==> flow/design.v <==
`timescale 1ns / 1ps
module SHA256(
clk,
rst_n,
valid_in,
valid_out,
message,
Hash_result);
input clk, rst_n, valid_in;
input [439:0] message;
output reg valid_out;
output reg [255:0] Hash_result;
reg [1:0] next_state,state;
reg [6:0] count;
reg [31:0] a_temp, b_temp, c_temp, d_temp, e_temp, f_temp, g_temp, h_temp;
reg [31:0] k;
reg [511:0] chunk;
reg [31:0] mreg_0, mreg_1, mreg_2, mreg_3, mreg_4, mreg_5, mreg_6, mreg_7, mreg_8, mreg_9, mreg_10, mreg_11, mreg_12, mreg_13, mreg_14, mreg_15;
wire [31:0] sigma_0, sigma_1, cap_sigma_0, cap_sigma_1, maj, ch;
parameter H0 = 32'h6a09e667;
parameter H1 = 32'hbb67ae85;
parameter H2 = 32'h3c6ef372;
parameter H3 = 32'ha54ff53a;
parameter H5 = 32'h9b05688c;
parameter H4 = 32'h510e527f;
parameter H6 = 32'h1f83d9ab;
parameter H7 = 32'h5be0cd19;
parameter K0 = 32'h428a2f98;
parameter K1 = 32'h71374491;
parameter K2 = 32'hb5c0fbcf;
parameter K3 = 32'he9b5dba5;
parameter K4 = 32'h3956c25b;
parameter K5 = 32'h59f111f1;
parameter K6 = 32'h923f82a4;
parameter K7 = 32'hab1c5ed5;
parameter K8 = 32'hd807aa98;
parameter K9 = 32'h12835b01;
parameter K10 = 32'h243185be;
parameter K11 = 32'h550c7dc3;
parameter K12 = 32'h72be5d74;
parameter K13 = 32'h80deb1fe;
parameter K14 = 32'h9bdc06a7;
parameter K15 = 32'hc19bf174;
parameter K16 = 32'he49b69c1;
parameter K17 = 32'hefbe4786;
parameter K18 = 32'h0fc19dc6;
parameter K19 = 32'h240ca1cc;
parameter K20 = 32'h2de92c6f;
parameter K21 = 32'h4a7484aa;
parameter K22 = 32'h5cb0a9dc;
parameter K23 = 32'h76f988da;
parameter K24 = 32'h983e5152;
parameter K25 = 32'ha831c66d;
parameter K26 = 32'hb00327c8;
parameter K27 = 32'hbf597fc7;
parameter K28 = 32'hc6e00bf3;
parameter K29 = 32'hd5a79147;
parameter K30 = 32'h06ca6351;
parameter K31 = 32'h14292967;
parameter K32 = 32'h27b70a85;
parameter K33 = 32'h2e1b2138;
parameter K34 = 32'h4d2c6dfc;
parameter K35 = 32'h53380d13;
parameter K36 = 32'h650a7354;
parameter K37 = 32'h766a0abb;
parameter K38 = 32'h81c2c92e;
parameter K39 = 32'h92722c85;
parameter K40 = 32'ha2bfe8a1;
parameter K41 = 32'ha81a664b;
parameter K42 = 32'hc24b8b70;
parameter K43 = 32'hc76c51a3;
parameter K44 = 32'hd192e819;
parameter K45 = 32'hd6990624;
parameter K46 = 32'hf40e3585;
parameter K47 = 32'h106aa070;
parameter K48 = 32'h19a4c116;
parameter K49 = 32'h1e376c08;
parameter K50 = 32'h2748774c;
parameter K51 = 32'h34b0bcb5;
parameter K52 = 32'h391c0cb3;
parameter K53 = 32'h4ed8aa4a;
parameter K54 = 32'h5b9cca4f;
parameter K55 = 32'h682e6ff3;
parameter K56 = 32'h748f82ee;
parameter K57 = 32'h78a5636f;
parameter K58 = 32'h84c87814;
parameter K59 = 32'h8cc70208;
parameter K60 = 32'h90befffa;
parameter K61 = 32'ha4506ceb;
parameter K62 = 32'hbef9a3f7;
parameter K63 = 32'hc67178f2;
parameter PADDING = 'd0;
parameter COMPUTE = 'd1;
parameter IDLE = 'd2;
always@(next_state)begin   
	case(next_state)
		IDLE:  state = IDLE;
		COMPUTE:  state = COMPUTE;
		default:  state = IDLE;
	endcase
end
always@(posedge clk or negedge rst_n)begin
	if(!rst_n)begin
		next_state <= IDLE;
	end
	else begin
		if(next_state == IDLE && valid_in)begin
			next_state <= COMPUTE;
		end
      	else if(next_state == COMPUTE && count == 'd64)begin
			next_state <= IDLE;
		end
		else begin
			next_state <= next_state;
		end
	end
end
assign sigma_0 = ({a_temp[1:0], a_temp[31:2]}) ^ ({a_temp[12:0], a_temp[31:13]}) ^ ({a_temp[21:0], a_temp[31:22]});
assign sigma_1 = ({e_temp[5:0], e_temp[31:6]}) ^ ({e_temp[10:0], e_temp[31:11]}) ^ ({e_temp[24:0], e_temp[31:25]});
assign maj = (a_temp & b_temp) ^ (a_temp & c_temp) ^ (b_temp & c_temp);
assign ch = (e_temp & f_temp) ^ (~e_temp & g_temp);
assign cap_sigma_0 = {mreg_1[6:0], mreg_1[31:7]} ^ {mreg_1[17:0], mreg_1[31:18]} ^ (mreg_1[31:0] >> 2'b11) ;
  assign cap_sigma_1 = {mreg_14[16:0], mreg_14[31:17]} ^ {mreg_14[18:0], mreg_14[31:19]} ^ (mreg_14[31:0] >> 4'b1010);
always@(posedge clk or negedge rst_n)begin		 
	if(!rst_n)begin
		count <= 'd0;
	end
	else begin
		if(state == COMPUTE)begin
			count <= count + 'd1;
		end
		else begin
			count <= 0;
		end
	end
end
always@(posedge clk or negedge rst_n)begin		 
	if(!rst_n)begin
		chunk <= 'd0;
	end
	else begin
		if(state == IDLE && valid_in)begin
          chunk <= {message[408:0], {8'b10000000}, {55'b0,9'b110111000}, {32'b0}};
		end
		else if(state == IDLE)begin
			chunk <= chunk;
		end
		else begin
			chunk <= chunk << 'd32;
		end
	end
end
always@(posedge clk or negedge rst_n)begin		 
	if(!rst_n)begin
		a_temp <= 'd0;
		b_temp <= 'd0;
		c_temp <= 'd0;
		d_temp <= 'd0;
		e_temp <= 'd0;
		f_temp <= 'd0;
		g_temp <= 'd0;
		h_temp <= 'd0;
	end
	else begin
		if(state == IDLE)begin
			a_temp <= H0;
			b_temp <= H1;
			c_temp <= H2;
			d_temp <= H3;
			e_temp <= H4;
			f_temp <= H5;
			g_temp <= H6;
			h_temp <= H7;
		end
		else if(state == COMPUTE)begin
			a_temp <= h_temp + sigma_1 + ch + k + mreg_15 + sigma_0 + maj; 	 
			b_temp <= a_temp;
			c_temp <= b_temp;
			d_temp <= c_temp;
			e_temp <= d_temp + h_temp + sigma_1 + ch + k + mreg_15;		 
			f_temp <= e_temp;
			g_temp <= f_temp;
			h_temp <= g_temp;
		end
		else begin
			a_temp <= a_temp;
			b_temp <= b_temp;
			c_temp <= c_temp;
			d_temp <= d_temp;
			e_temp <= e_temp;
			f_temp <= f_temp;
			g_temp <= g_temp;
			h_temp <= h_temp;
		end
	end
end
always@(*)begin		 
	case(count)
		0: k = K0;
		1: k = K1;
		2: k = K2;
		3: k = K3;
		4: k = K4;
		5: k = K5;
		6: k = K6;
		7: k = K7;
		8: k = K8;
		9: k = K9;
		10: k = K10;
		11: k = K11;
		12: k = K12;
		13: k = K13;
		14: k = K14;
		15: k = K15;
		16: k = K16;
		17: k = K17;
		18: k = K18;
		19: k = K19;
		20: k = K20;
		21: k = K21;
		22: k = K22;
		23: k = K23;
		24: k = K24;
		25: k = K25;
		26: k = K26;
		27: k = K27;
		28: k = K28;
		29: k = K29;
		30: k = K30;
		31: k = K31;
		32: k = K32;
		33: k = K33;
		34: k = K34;
		35: k = K35;
		36: k = K36;
		37: k = K37;
		38: k = K38;
		39: k = K39;
		40: k = K40;
		41: k = K41;
		42: k = K42;
		43: k = K43;
		44: k = K44;
		45: k = K45;
		46: k = K46;
		47: k = K47;
		48: k = K48;
		49: k = K49;
		50: k = K50;
		51: k = K51;
		52: k = K52;
		53: k = K53;
		54: k = K54;
		55: k = K55;
		56: k = K56;
		57: k = K57;
		58: k = K58;
		59: k = K59;
		60: k = K60;
		61: k = K61;
		62: k = K62;
		63: k = K63;
		default: k = 32'd0;
	endcase
end
always@(posedge clk or negedge rst_n)begin		 
	if(!rst_n)begin
      	valid_out <= 'd0;
		Hash_result <= 'd0;
	end
	else begin
      if(state == COMPUTE && count == 'd64)begin
          	valid_out <= 'd1;
			Hash_result <= {H0 + a_temp, H1 + b_temp, H2 + c_temp, H3 + d_temp, H4 + e_temp, H5 + f_temp, H6 + g_temp, H7 + h_temp};
        end
      	else begin
          	valid_out <= 'd0;
			Hash_result <= 'd0;
        end
	end
end
always@(posedge clk or negedge rst_n)begin		 
	if(!rst_n)begin
		mreg_15 <= 'd0;
		mreg_14 <= 'd0;
		mreg_13 <= 'd0;
		mreg_12 <= 'd0;
		mreg_11 <= 'd0;
		mreg_10 <= 'd0;
		mreg_9 <= 'd0;
		mreg_8 <= 'd0;
		mreg_7 <= 'd0;
		mreg_6 <= 'd0;
		mreg_5 <= 'd0;
		mreg_4 <= 'd0;
		mreg_3 <= 'd0;
		mreg_2 <= 'd0;
		mreg_1 <= 'd0;
		mreg_0 <= 'd0;
	end
	else begin
      if(state== IDLE  && valid_in)begin
        mreg_15 <= message[439:408];
			mreg_14 <= mreg_15;
			mreg_13 <= mreg_14;
			mreg_12 <= mreg_13;
			mreg_11 <= mreg_12;
			mreg_10 <= mreg_11;
			mreg_9 <= mreg_10;
			mreg_8 <= mreg_9;
			mreg_7 <= mreg_8;
			mreg_6 <= mreg_7;
			mreg_5 <= mreg_6;
			mreg_4 <= mreg_5;
			mreg_3 <= mreg_4;
			mreg_2 <= mreg_3;
			mreg_1 <= mreg_2;
			mreg_0 <= mreg_1;
		end
      else if((count < 15 && state == COMPUTE))begin
			mreg_15 <= chunk[511:480];
			mreg_14 <= mreg_15;
			mreg_13 <= mreg_14;
			mreg_12 <= mreg_13;
			mreg_11 <= mreg_12;
			mreg_10 <= mreg_11;
			mreg_9 <= mreg_10;
			mreg_8 <= mreg_9;
			mreg_7 <= mreg_8;
			mreg_6 <= mreg_7;
			mreg_5 <= mreg_6;
			mreg_4 <= mreg_5;
			mreg_3 <= mreg_4;
			mreg_2 <= mreg_3;
			mreg_1 <= mreg_2;
			mreg_0 <= mreg_1;
		end
      else if(count >= 15 && state == COMPUTE)begin
			mreg_15 <= (mreg_0 + cap_sigma_0 + mreg_9 + cap_sigma_1);
			mreg_14 <= mreg_15;
			mreg_13 <= mreg_14;
			mreg_12 <= mreg_13;
			mreg_11 <= mreg_12;
			mreg_10 <= mreg_11;
			mreg_9 <= mreg_10;
			mreg_8 <= mreg_9;
			mreg_7 <= mreg_8;
			mreg_6 <= mreg_7;
			mreg_5 <= mreg_6;
			mreg_4 <= mreg_5;
			mreg_3 <= mreg_4;
			mreg_2 <= mreg_3;
			mreg_1 <= mreg_2;
			mreg_0 <= mreg_1;
		end
		else begin
			mreg_15 <= mreg_15;
			mreg_14 <= mreg_14;
			mreg_13 <= mreg_13;
			mreg_12 <= mreg_12;
			mreg_11 <= mreg_11;
			mreg_10 <= mreg_10;
			mreg_9 <= mreg_9;
			mreg_8 <= mreg_8;
			mreg_7 <= mreg_7;
			mreg_6 <= mreg_6;
			mreg_5 <= mreg_5;
			mreg_4 <= mreg_4;
			mreg_3 <= mreg_3;
			mreg_2 <= mreg_2;
			mreg_1 <= mreg_1;
			mreg_0 <= mreg_0;
		end
	end
end
endmodule
# Reports on SHA256
# Module SHA256 before and after one edit of its RTL, step after step.
# "before" refers to lines of the RTL above, "after" to lines of the edited file.
# "diff" is "after" less "before", of the values as shown; "change_rel_pct" is that difference over "before", in percent.
# A cell with -- has no value.
dict set report setup {
  top_module {SHA256}
  clock {clk}
  library {sky130hd}
  lib_corner {tt_025C_1v80}
}

# Diff
# The edit as a unified diff against the file above.
# A script made this edit. It changes what the design does and was not meant as an optimisation.
# begin of diff
@@ -174,5 +174,5 @@
 		end
 		else if(state == COMPUTE)begin
-			a_temp <= h_temp + sigma_1 + ch + k + mreg_15 + sigma_0 + maj; 	 
+			a_temp <= h_temp + sigma_1 + ch + k + mreg_15 + sigma_0 | maj; 	 
 			b_temp <= a_temp;
 			c_temp <= b_temp;
# end of diff

# Elaborated design
# Counts by Yosys on the flattened word-level netlist (proc, flatten, opt, wreduce; memories kept). Register bits leave out memories and registers merged into their read ports (data or address). Print and check cells are left out. Cells with the same type and inputs are merged into one.
# Memory sizes are those after Yosys's memory passes, which may raise the word count (mostly to a power of two), join words into wider ones and drop unused or constant bits.
# item before after diff change_rel_pct
set op_classes {}
lappend op_classes {n_cmp 2 2 0 0.00}
lappend op_classes {reduce_logical 9 9 0 0.00}
lappend op_classes {equal 6 6 0 0.00}
lappend op_classes {addsub 23 22 -1 -4.35}
lappend op_classes {n_logic 17 18 1 5.88}
lappend op_classes {n_mux 73 73 0 0.00}
# op before after diff change_rel_pct
set ops {}
lappend ops {{adder 32 bit} 14 13 -1 -7.14}
lappend ops {{OR 32 bit} 0 1 1 --}
lappend ops {{2-to-1 mux 32 bit} 65 65 0 0.00}
lappend ops {{XOR 32 bit} 9 9 0 0.00}
lappend ops {{logical AND 1 bit} 6 6 0 0.00}
lappend ops {{AND 32 bit} 5 5 0 0.00}
lappend ops {{adder 31 x 32 -> 32 bit (first input constant)} 3 3 0 0.00}
lappend ops {{adder 32 bit (first input constant)} 3 3 0 0.00}
lappend ops {{2-to-1 mux 2 bit} 3 3 0 0.00}
lappend ops {{equality test 2 x 1 -> 1 bit (second input constant)} 2 2 0 0.00}
lappend ops {{equality test 2 bit (second input constant)} 2 2 0 0.00}
lappend ops {{2-to-1 mux 512 bit} 2 2 0 0.00}
lappend ops {{nonzero test 2 bit} 2 2 0 0.00}
lappend ops {{adder 29 x 32 -> 32 bit (first input constant)} 1 1 0 0.00}
lappend ops {{adder 30 x 32 -> 32 bit (first input constant)} 1 1 0 0.00}
lappend ops {{adder 7 x 1 -> 7 bit (second input constant)} 1 1 0 0.00}
lappend ops {{equality test 7 bit (second input constant)} 1 1 0 0.00}
lappend ops {{greater-or-equal comparator 7 x 4 -> 1 bit (second input constant)} 1 1 0 0.00}
lappend ops {{< comparator 7 x 4 -> 1 bit (second input constant)} 1 1 0 0.00}
lappend ops {{2-to-1 mux 1 bit} 1 1 0 0.00}
lappend ops {{2-to-1 mux 256 bit} 1 1 0 0.00}
lappend ops {{2-to-1 mux 7 bit} 1 1 0 0.00}
lappend ops {{!= test 2 x 1 -> 1 bit (second input constant)} 1 1 0 0.00}
lappend ops {{NOT 32 bit} 1 1 0 0.00}
lappend ops {{nonzero test 3 bit} 1 1 0 0.00}
lappend ops {{XOR 32 x 22 -> 32 bit} 1 1 0 0.00}
lappend ops {{XOR 32 x 29 -> 32 bit} 1 1 0 0.00}
# item before after diff change_rel_pct
set bits {}
lappend bits {n_memories 1 1 0 0.00}
lappend bits {reg_bits 1546 1546 0 0.00}
lappend bits {word_cells 160 160 0 0.00}
lappend bits {input_bits 443 443 0 0.00}
lappend bits {mem_bits_ro 2048 2048 0 0.00}
# item before after
set mem_list {}
lappend mem_list {mem_shapes {64 x 32 bit 1R0W} {64 x 32 bit 1R0W}}

# Logic depth
# Depth = most cells in a row (Yosys ltp): at word level without a register or memory, in the mapped netlist without a sequential cell, where the memories' decode and read muxes count.
# item before after diff change_rel_pct
set depth {}
lappend depth {word_depth 10 10 0 0.00}
lappend depth {abc_area 0 0 -- --}
lappend depth {mapped_depth 29 28 -1 -3.45}

# Mapped cells and area
# The flow's flattened synthesis, as Yosys stat reports it; memories are mapped. The netlist is that of the ABC_AREA named above (0 if unset); the other value can give another one.
# cell_type before after diff change_rel_pct
set by_type {}
lappend by_type {sky130_fd_sc_hd__inv_1 595 485 -110 -18.49}
lappend by_type {sky130_fd_sc_hd__fa_1 337 308 -29 -8.61}
lappend by_type {sky130_fd_sc_hd__nor2_1 395 421 26 6.58}
lappend by_type {sky130_fd_sc_hd__o21ai_0 667 692 25 3.75}
lappend by_type {sky130_fd_sc_hd__maj3_1 29 8 -21 -72.41}
lappend by_type {sky130_fd_sc_hd__nand3_1 72 52 -20 -27.78}
lappend by_type {sky130_fd_sc_hd__clkbuf_1 437 456 19 4.35}
lappend by_type {sky130_fd_sc_hd__and2_1 111 92 -19 -17.12}
lappend by_type {sky130_fd_sc_hd__a21oi_1 212 229 17 8.02}
lappend by_type {sky130_fd_sc_hd__mux2_2 11 28 17 154.55}
lappend by_type {sky130_fd_sc_hd__mux2i_1 453 438 -15 -3.31}
lappend by_type {sky130_fd_sc_hd__a31oi_1 37 47 10 27.03}
lappend by_type {sky130_fd_sc_hd__nand2_1 1847 1856 9 0.49}
lappend by_type {sky130_fd_sc_hd__nand2b_1 131 122 -9 -6.87}
lappend by_type {sky130_fd_sc_hd__o211ai_1 39 48 9 23.08}
lappend by_type {sky130_fd_sc_hd__o311ai_0 9 18 9 100.00}
lappend by_type {sky130_fd_sc_hd__a211o_1 4 13 9 225.00}
lappend by_type {sky130_fd_sc_hd__nor4_1 15 23 8 53.33}
# Not every row of either side is listed.
# item before after diff change_rel_pct
set mapped {}
lappend mapped {ffs 1446 1446 0 0.00}
lappend mapped {cell_count 8011 7949 -62 -0.77}
lappend mapped {buffers 492 513 21 4.27}
lappend mapped {mapped_area_um2 76882.5 76170.6 -711.9 -0.93}

# Worst setup path after synthesis
# Source: OpenSTA report_checks on the synthesized netlist (no wires, ideal clock, input and output delay 20% of the period each), path of least setup slack; recovery checks are left aside. Register names are those of the netlist, which keeps one name where synthesis merged equal registers.
# item before after diff change_rel_pct
set synth_path {}
lappend synth_path {path_kind reg-to-reg reg-to-reg -- --}
lappend synth_path {startpoint {reg count[0]} {reg count[0]} -- --}
lappend synth_path {endpoint {reg a_temp} {reg e_temp} -- --}
lappend synth_path {arrival_ns 6.633 6.256 -0.377 -5.68}
lappend synth_path {setup_time_ns 0.135 0.134 -0.001 --}
lappend synth_path {launch_ns 0.000 0.000 0.000 --}
lappend synth_path {stages 27 27 0 0.00}
lappend synth_path {slack_ns 3.231 3.610 0.379 --}
lappend synth_path {period_ns 10.0 10.0 0.0 0.00}
lappend synth_path {delay_ns 6.768 6.390 -0.378 -5.59}
lappend synth_path {period_less_setup_slack_ns 6.769 6.39 -0.379 -5.60}
# "delay_ns" = arrival - input delay + setup time.
# "stages" counts driving pins, that of a launching flip-flop among them; a cell with two outputs on the path counts twice.
# "period_less_setup_slack_ns" = period - worst setup slack (recovery checks aside). The figure is calculated, with input and output delays left at 20% of the set period.
# Where an end lacks its bit number, it is one bit of the signal, or one of the new flip-flops if synthesis recoded a state register.
# At most two assigning lines are given for a register; there are more.
dict set report synth_between_before {
  cell_sequence {sky130_fd_sc_hd__dfrtp_1 -> sky130_fd_sc_hd__clkbuf_1 -> sky130_fd_sc_hd__clkinv_1 -> sky130_fd_sc_hd__ha_1 -> sky130_fd_sc_hd__clkbuf_1 -> sky130_fd_sc_hd__nand2_1 -> sky130_fd_sc_hd__nand3_1 -> sky130_fd_sc_hd__o21ai_0 -> sky130_fd_sc_hd__o211a_1 -> sky130_fd_sc_hd__or4_1 -> sky130_fd_sc_hd__fa_1 -> sky130_fd_sc_hd__fa_1 -> sky130_fd_sc_hd__inv_1 -> sky130_fd_sc_hd__fa_1 -> sky130_fd_sc_hd__inv_1 -> sky130_fd_sc_hd__fa_1 -> sky130_fd_sc_hd__inv_1 -> sky130_fd_sc_hd__ha_1 -> sky130_fd_sc_hd__a21o_1 -> sky130_fd_sc_hd__a21o_1 -> sky130_fd_sc_hd__a21oi_1 -> sky130_fd_sc_hd__o31ai_1 -> sky130_fd_sc_hd__a41oi_1 -> sky130_fd_sc_hd__o211ai_1 -> sky130_fd_sc_hd__a211o_1 -> sky130_fd_sc_hd__a21oi_1 -> sky130_fd_sc_hd__nand3b_1}
}
# item line
set synth_rtl_before {}
lappend synth_rtl_before {{from (decl)} 14} ;# reg [6:0] count;
lappend synth_rtl_before {{from (assign)} 126} ;# count <= 'd0;
lappend synth_rtl_before {{from (assign)} 130} ;# count <= count + 'd1;
lappend synth_rtl_before {{to (assign)} 176} ;# a_temp <= h_temp + sigma_1 + ch + k + mreg_15 + sigma_0 + maj;
lappend synth_rtl_before {{to (assign)} 186} ;# a_temp <= a_temp;
lappend synth_rtl_before {{to (decl)} 15} ;# reg [31:0] a_temp, b_temp, c_temp, d_temp, e_temp, f_temp, g_temp, h_temp;
# before: Chain of elaborated cells between the ends: none given.
dict set report synth_between_after {
  cell_sequence {sky130_fd_sc_hd__dfrtp_1 -> sky130_fd_sc_hd__clkbuf_1 -> sky130_fd_sc_hd__inv_1 -> sky130_fd_sc_hd__ha_1 -> sky130_fd_sc_hd__clkbuf_1 -> sky130_fd_sc_hd__clkinv_1 -> sky130_fd_sc_hd__nor2_1 -> sky130_fd_sc_hd__o21ai_0 -> sky130_fd_sc_hd__o2111ai_1 -> sky130_fd_sc_hd__o21ai_0 -> sky130_fd_sc_hd__a211oi_1 -> sky130_fd_sc_hd__fa_1 -> sky130_fd_sc_hd__inv_1 -> sky130_fd_sc_hd__fa_1 -> sky130_fd_sc_hd__fa_1 -> sky130_fd_sc_hd__inv_1 -> sky130_fd_sc_hd__ha_1 -> sky130_fd_sc_hd__fa_1 -> sky130_fd_sc_hd__a211o_1 -> sky130_fd_sc_hd__a21oi_1 -> sky130_fd_sc_hd__or3_1 -> sky130_fd_sc_hd__o22ai_1 -> sky130_fd_sc_hd__o41ai_2 -> sky130_fd_sc_hd__o21ai_0 -> sky130_fd_sc_hd__o41ai_1 -> sky130_fd_sc_hd__xor2_1 -> sky130_fd_sc_hd__nand2_1}
}
# item line
set synth_rtl_after {}
lappend synth_rtl_after {{from (decl)} 14} ;# reg [6:0] count;
lappend synth_rtl_after {{from (assign)} 126} ;# count <= 'd0;
lappend synth_rtl_after {{from (assign)} 130} ;# count <= count + 'd1;
lappend synth_rtl_after {{to (assign)} 180} ;# e_temp <= d_temp + h_temp + sigma_1 + ch + k + mreg_15;
lappend synth_rtl_after {{to (assign)} 190} ;# e_temp <= e_temp;
lappend synth_rtl_after {{to (decl)} 15} ;# reg [31:0] a_temp, b_temp, c_temp, d_temp, e_temp, f_temp, g_temp, h_temp;
# after: Chain of elaborated cells between the ends: none given.

# Path in the finished layout
# From the final timing report of the runs of set A: the path of least setup slack in the routed layout; clock arrival at registers is part of the times.
# item before after diff change_rel_pct
set layout_path {}
lappend layout_path {path_kind reg-to-reg reg-to-reg -- --}
lappend layout_path {startpoint {reg count[1]} {reg count[1]} -- --}
lappend layout_path {endpoint {reg a_temp} {reg e_temp} -- --}
lappend layout_path {stages 24 27 3 12.50}
lappend layout_path {slack_ns 1.97 2.07 0.10 --}
lappend layout_path {launch_ns 0.83 0.82 -0.01 -1.20}
lappend layout_path {arrival_ns 8.70 8.57 -0.13 -1.49}
lappend layout_path {period_ns 10.0 10.0 0.0 0.00}
lappend layout_path {setup_time_ns 0.15 0.17 0.02 --}
# Where an end lacks its bit number, it is one bit of the signal, or one of the new flip-flops if synthesis recoded a state register.
# At most two assigning lines are given for a register; there are more.
dict set report layout_between_before {
  cell_sequence {sky130_fd_sc_hd__dfrtp_1 -> sky130_fd_sc_hd__clkinv_1 -> sky130_fd_sc_hd__ha_1 -> sky130_fd_sc_hd__nand2_1 -> sky130_fd_sc_hd__nand3_1 -> sky130_fd_sc_hd__o21ai_0 -> sky130_fd_sc_hd__o211a_1 -> sky130_fd_sc_hd__or4_1 -> sky130_fd_sc_hd__fa_1 -> sky130_fd_sc_hd__fa_1 -> sky130_fd_sc_hd__fa_1 -> sky130_fd_sc_hd__inv_1 -> sky130_fd_sc_hd__ha_1 -> sky130_fd_sc_hd__ha_1 -> sky130_fd_sc_hd__fa_1 -> sky130_fd_sc_hd__a21oi_1 -> sky130_fd_sc_hd__o22ai_1 -> sky130_fd_sc_hd__o21ai_0 -> sky130_fd_sc_hd__a2111o_1 -> sky130_fd_sc_hd__nand3_1 -> sky130_fd_sc_hd__a31o_2 -> sky130_fd_sc_hd__a21oi_1 -> sky130_fd_sc_hd__xor2_1 -> sky130_fd_sc_hd__nand2_1}
}
# item line
set layout_rtl_before {}
lappend layout_rtl_before {{from (decl)} 14} ;# reg [6:0] count;
lappend layout_rtl_before {{from (assign)} 126} ;# count <= 'd0;
lappend layout_rtl_before {{from (assign)} 130} ;# count <= count + 'd1;
lappend layout_rtl_before {{to (assign)} 176} ;# a_temp <= h_temp + sigma_1 + ch + k + mreg_15 + sigma_0 + maj;
lappend layout_rtl_before {{to (assign)} 186} ;# a_temp <= a_temp;
lappend layout_rtl_before {{to (decl)} 15} ;# reg [31:0] a_temp, b_temp, c_temp, d_temp, e_temp, f_temp, g_temp, h_temp;
# before: Chain of elaborated cells between the ends: none given.
dict set report layout_between_after {
  cell_sequence {sky130_fd_sc_hd__dfrtp_1 -> sky130_fd_sc_hd__clkinv_1 -> sky130_fd_sc_hd__buf_4 -> sky130_fd_sc_hd__ha_1 -> sky130_fd_sc_hd__clkinv_1 -> sky130_fd_sc_hd__nor2_1 -> sky130_fd_sc_hd__o21ai_0 -> sky130_fd_sc_hd__o2111ai_1 -> sky130_fd_sc_hd__o21ai_0 -> sky130_fd_sc_hd__a211oi_1 -> sky130_fd_sc_hd__buf_4 -> sky130_fd_sc_hd__fa_1 -> sky130_fd_sc_hd__inv_1 -> sky130_fd_sc_hd__fa_1 -> sky130_fd_sc_hd__fa_1 -> sky130_fd_sc_hd__inv_1 -> sky130_fd_sc_hd__ha_1 -> sky130_fd_sc_hd__fa_1 -> sky130_fd_sc_hd__a211o_1 -> sky130_fd_sc_hd__a21oi_1 -> sky130_fd_sc_hd__or3_1 -> sky130_fd_sc_hd__o22ai_1 -> sky130_fd_sc_hd__o41ai_2 -> sky130_fd_sc_hd__o21ai_0 -> sky130_fd_sc_hd__o41ai_1 -> sky130_fd_sc_hd__xor2_1 -> sky130_fd_sc_hd__nand2_1}
}
# item line
set layout_rtl_after {}
lappend layout_rtl_after {{from (decl)} 14} ;# reg [6:0] count;
lappend layout_rtl_after {{from (assign)} 126} ;# count <= 'd0;
lappend layout_rtl_after {{from (assign)} 130} ;# count <= count + 'd1;
lappend layout_rtl_after {{to (assign)} 180} ;# e_temp <= d_temp + h_temp + sigma_1 + ch + k + mreg_15;
lappend layout_rtl_after {{to (assign)} 190} ;# e_temp <= e_temp;
lappend layout_rtl_after {{to (decl)} 15} ;# reg [31:0] a_temp, b_temp, c_temp, d_temp, e_temp, f_temp, g_temp, h_temp;
# after: Chain of elaborated cells between the ends: none given.

# Measured runs
# Both versions went through the flow (Yosys, OpenROAD) with the same settings in each pair. Constraints: input delay and output delay 20% of the set period each, output load 0.01 pF.
dict set report flow_settings_set_A {
  period_ns 10.0
  CAP_MARGIN 20
  CORE_MARGIN 2
  CORE_UTILIZATION 40
  SLEW_MARGIN 20
}
# item before after diff change_rel_pct
set results_set_A {}
lappend results_set_A {layout_stdcell_area_um2 91771.8 90758.3 -1013.5 -1.10}
lappend results_set_A {final_die_area_um2 195731.0 193935.0 -1796.0 -0.92}
lappend results_set_A {yosys_chip_area_um2 76882.5 76170.6 -711.9 -0.93}
lappend results_set_A {timing.setup.tns_ns 0.000 0.000 0.000 --}
lappend results_set_A {worst_setup_slack_ns 1.965 2.069 0.104 --}
lappend results_set_A {clock_period_reached_ns 8.035 7.931 -0.104 -1.29}
lappend results_set_A {hold_ws_ns 0.457 0.446 -0.011 --}
lappend results_set_A {finish.utilization_pct 48.2 47.8 -0.4 --}
dict set report flow_settings_set_B {
  CAP_MARGIN 15
  CELL_PAD_IN_SITES_GLOBAL_PLACEMENT 2
  CORE_MARGIN 8
  CORE_UTILIZATION 51
  CTS_CLUSTER_DIAMETER 384
  CTS_CLUSTER_SIZE 98
  GPL_ROUTABILITY_DRIVEN 0
  GPL_TIMING_DRIVEN 1
  PLACE_DENSITY_LB_ADDON 0.06
  TNS_END_PERCENT 30
  period_ns 5.4
  SLEW_MARGIN 20
}
# item before after diff change_rel_pct
set results_set_B {}
lappend results_set_B {layout_stdcell_area_um2 91341.4 90155.2 -1186.2 -1.30}
lappend results_set_B {final_die_area_um2 163430.0 161978.0 -1452.0 -0.89}
lappend results_set_B {yosys_chip_area_um2 76882.5 76170.6 -711.9 -0.93}
lappend results_set_B {timing.setup.tns_ns -18.220 -11.809 6.411 --}
lappend results_set_B {worst_setup_slack_ns -0.797 -0.590 0.207 --}
lappend results_set_B {clock_period_reached_ns 6.197 5.990 -0.207 -3.34}
lappend results_set_B {finish.utilization_pct 61.0 60.5 -0.5 --}
# "clock_period_reached_ns" means the clock period less the worst setup slack. The figure is calculated, with input and output delays left at 20% of the set period.
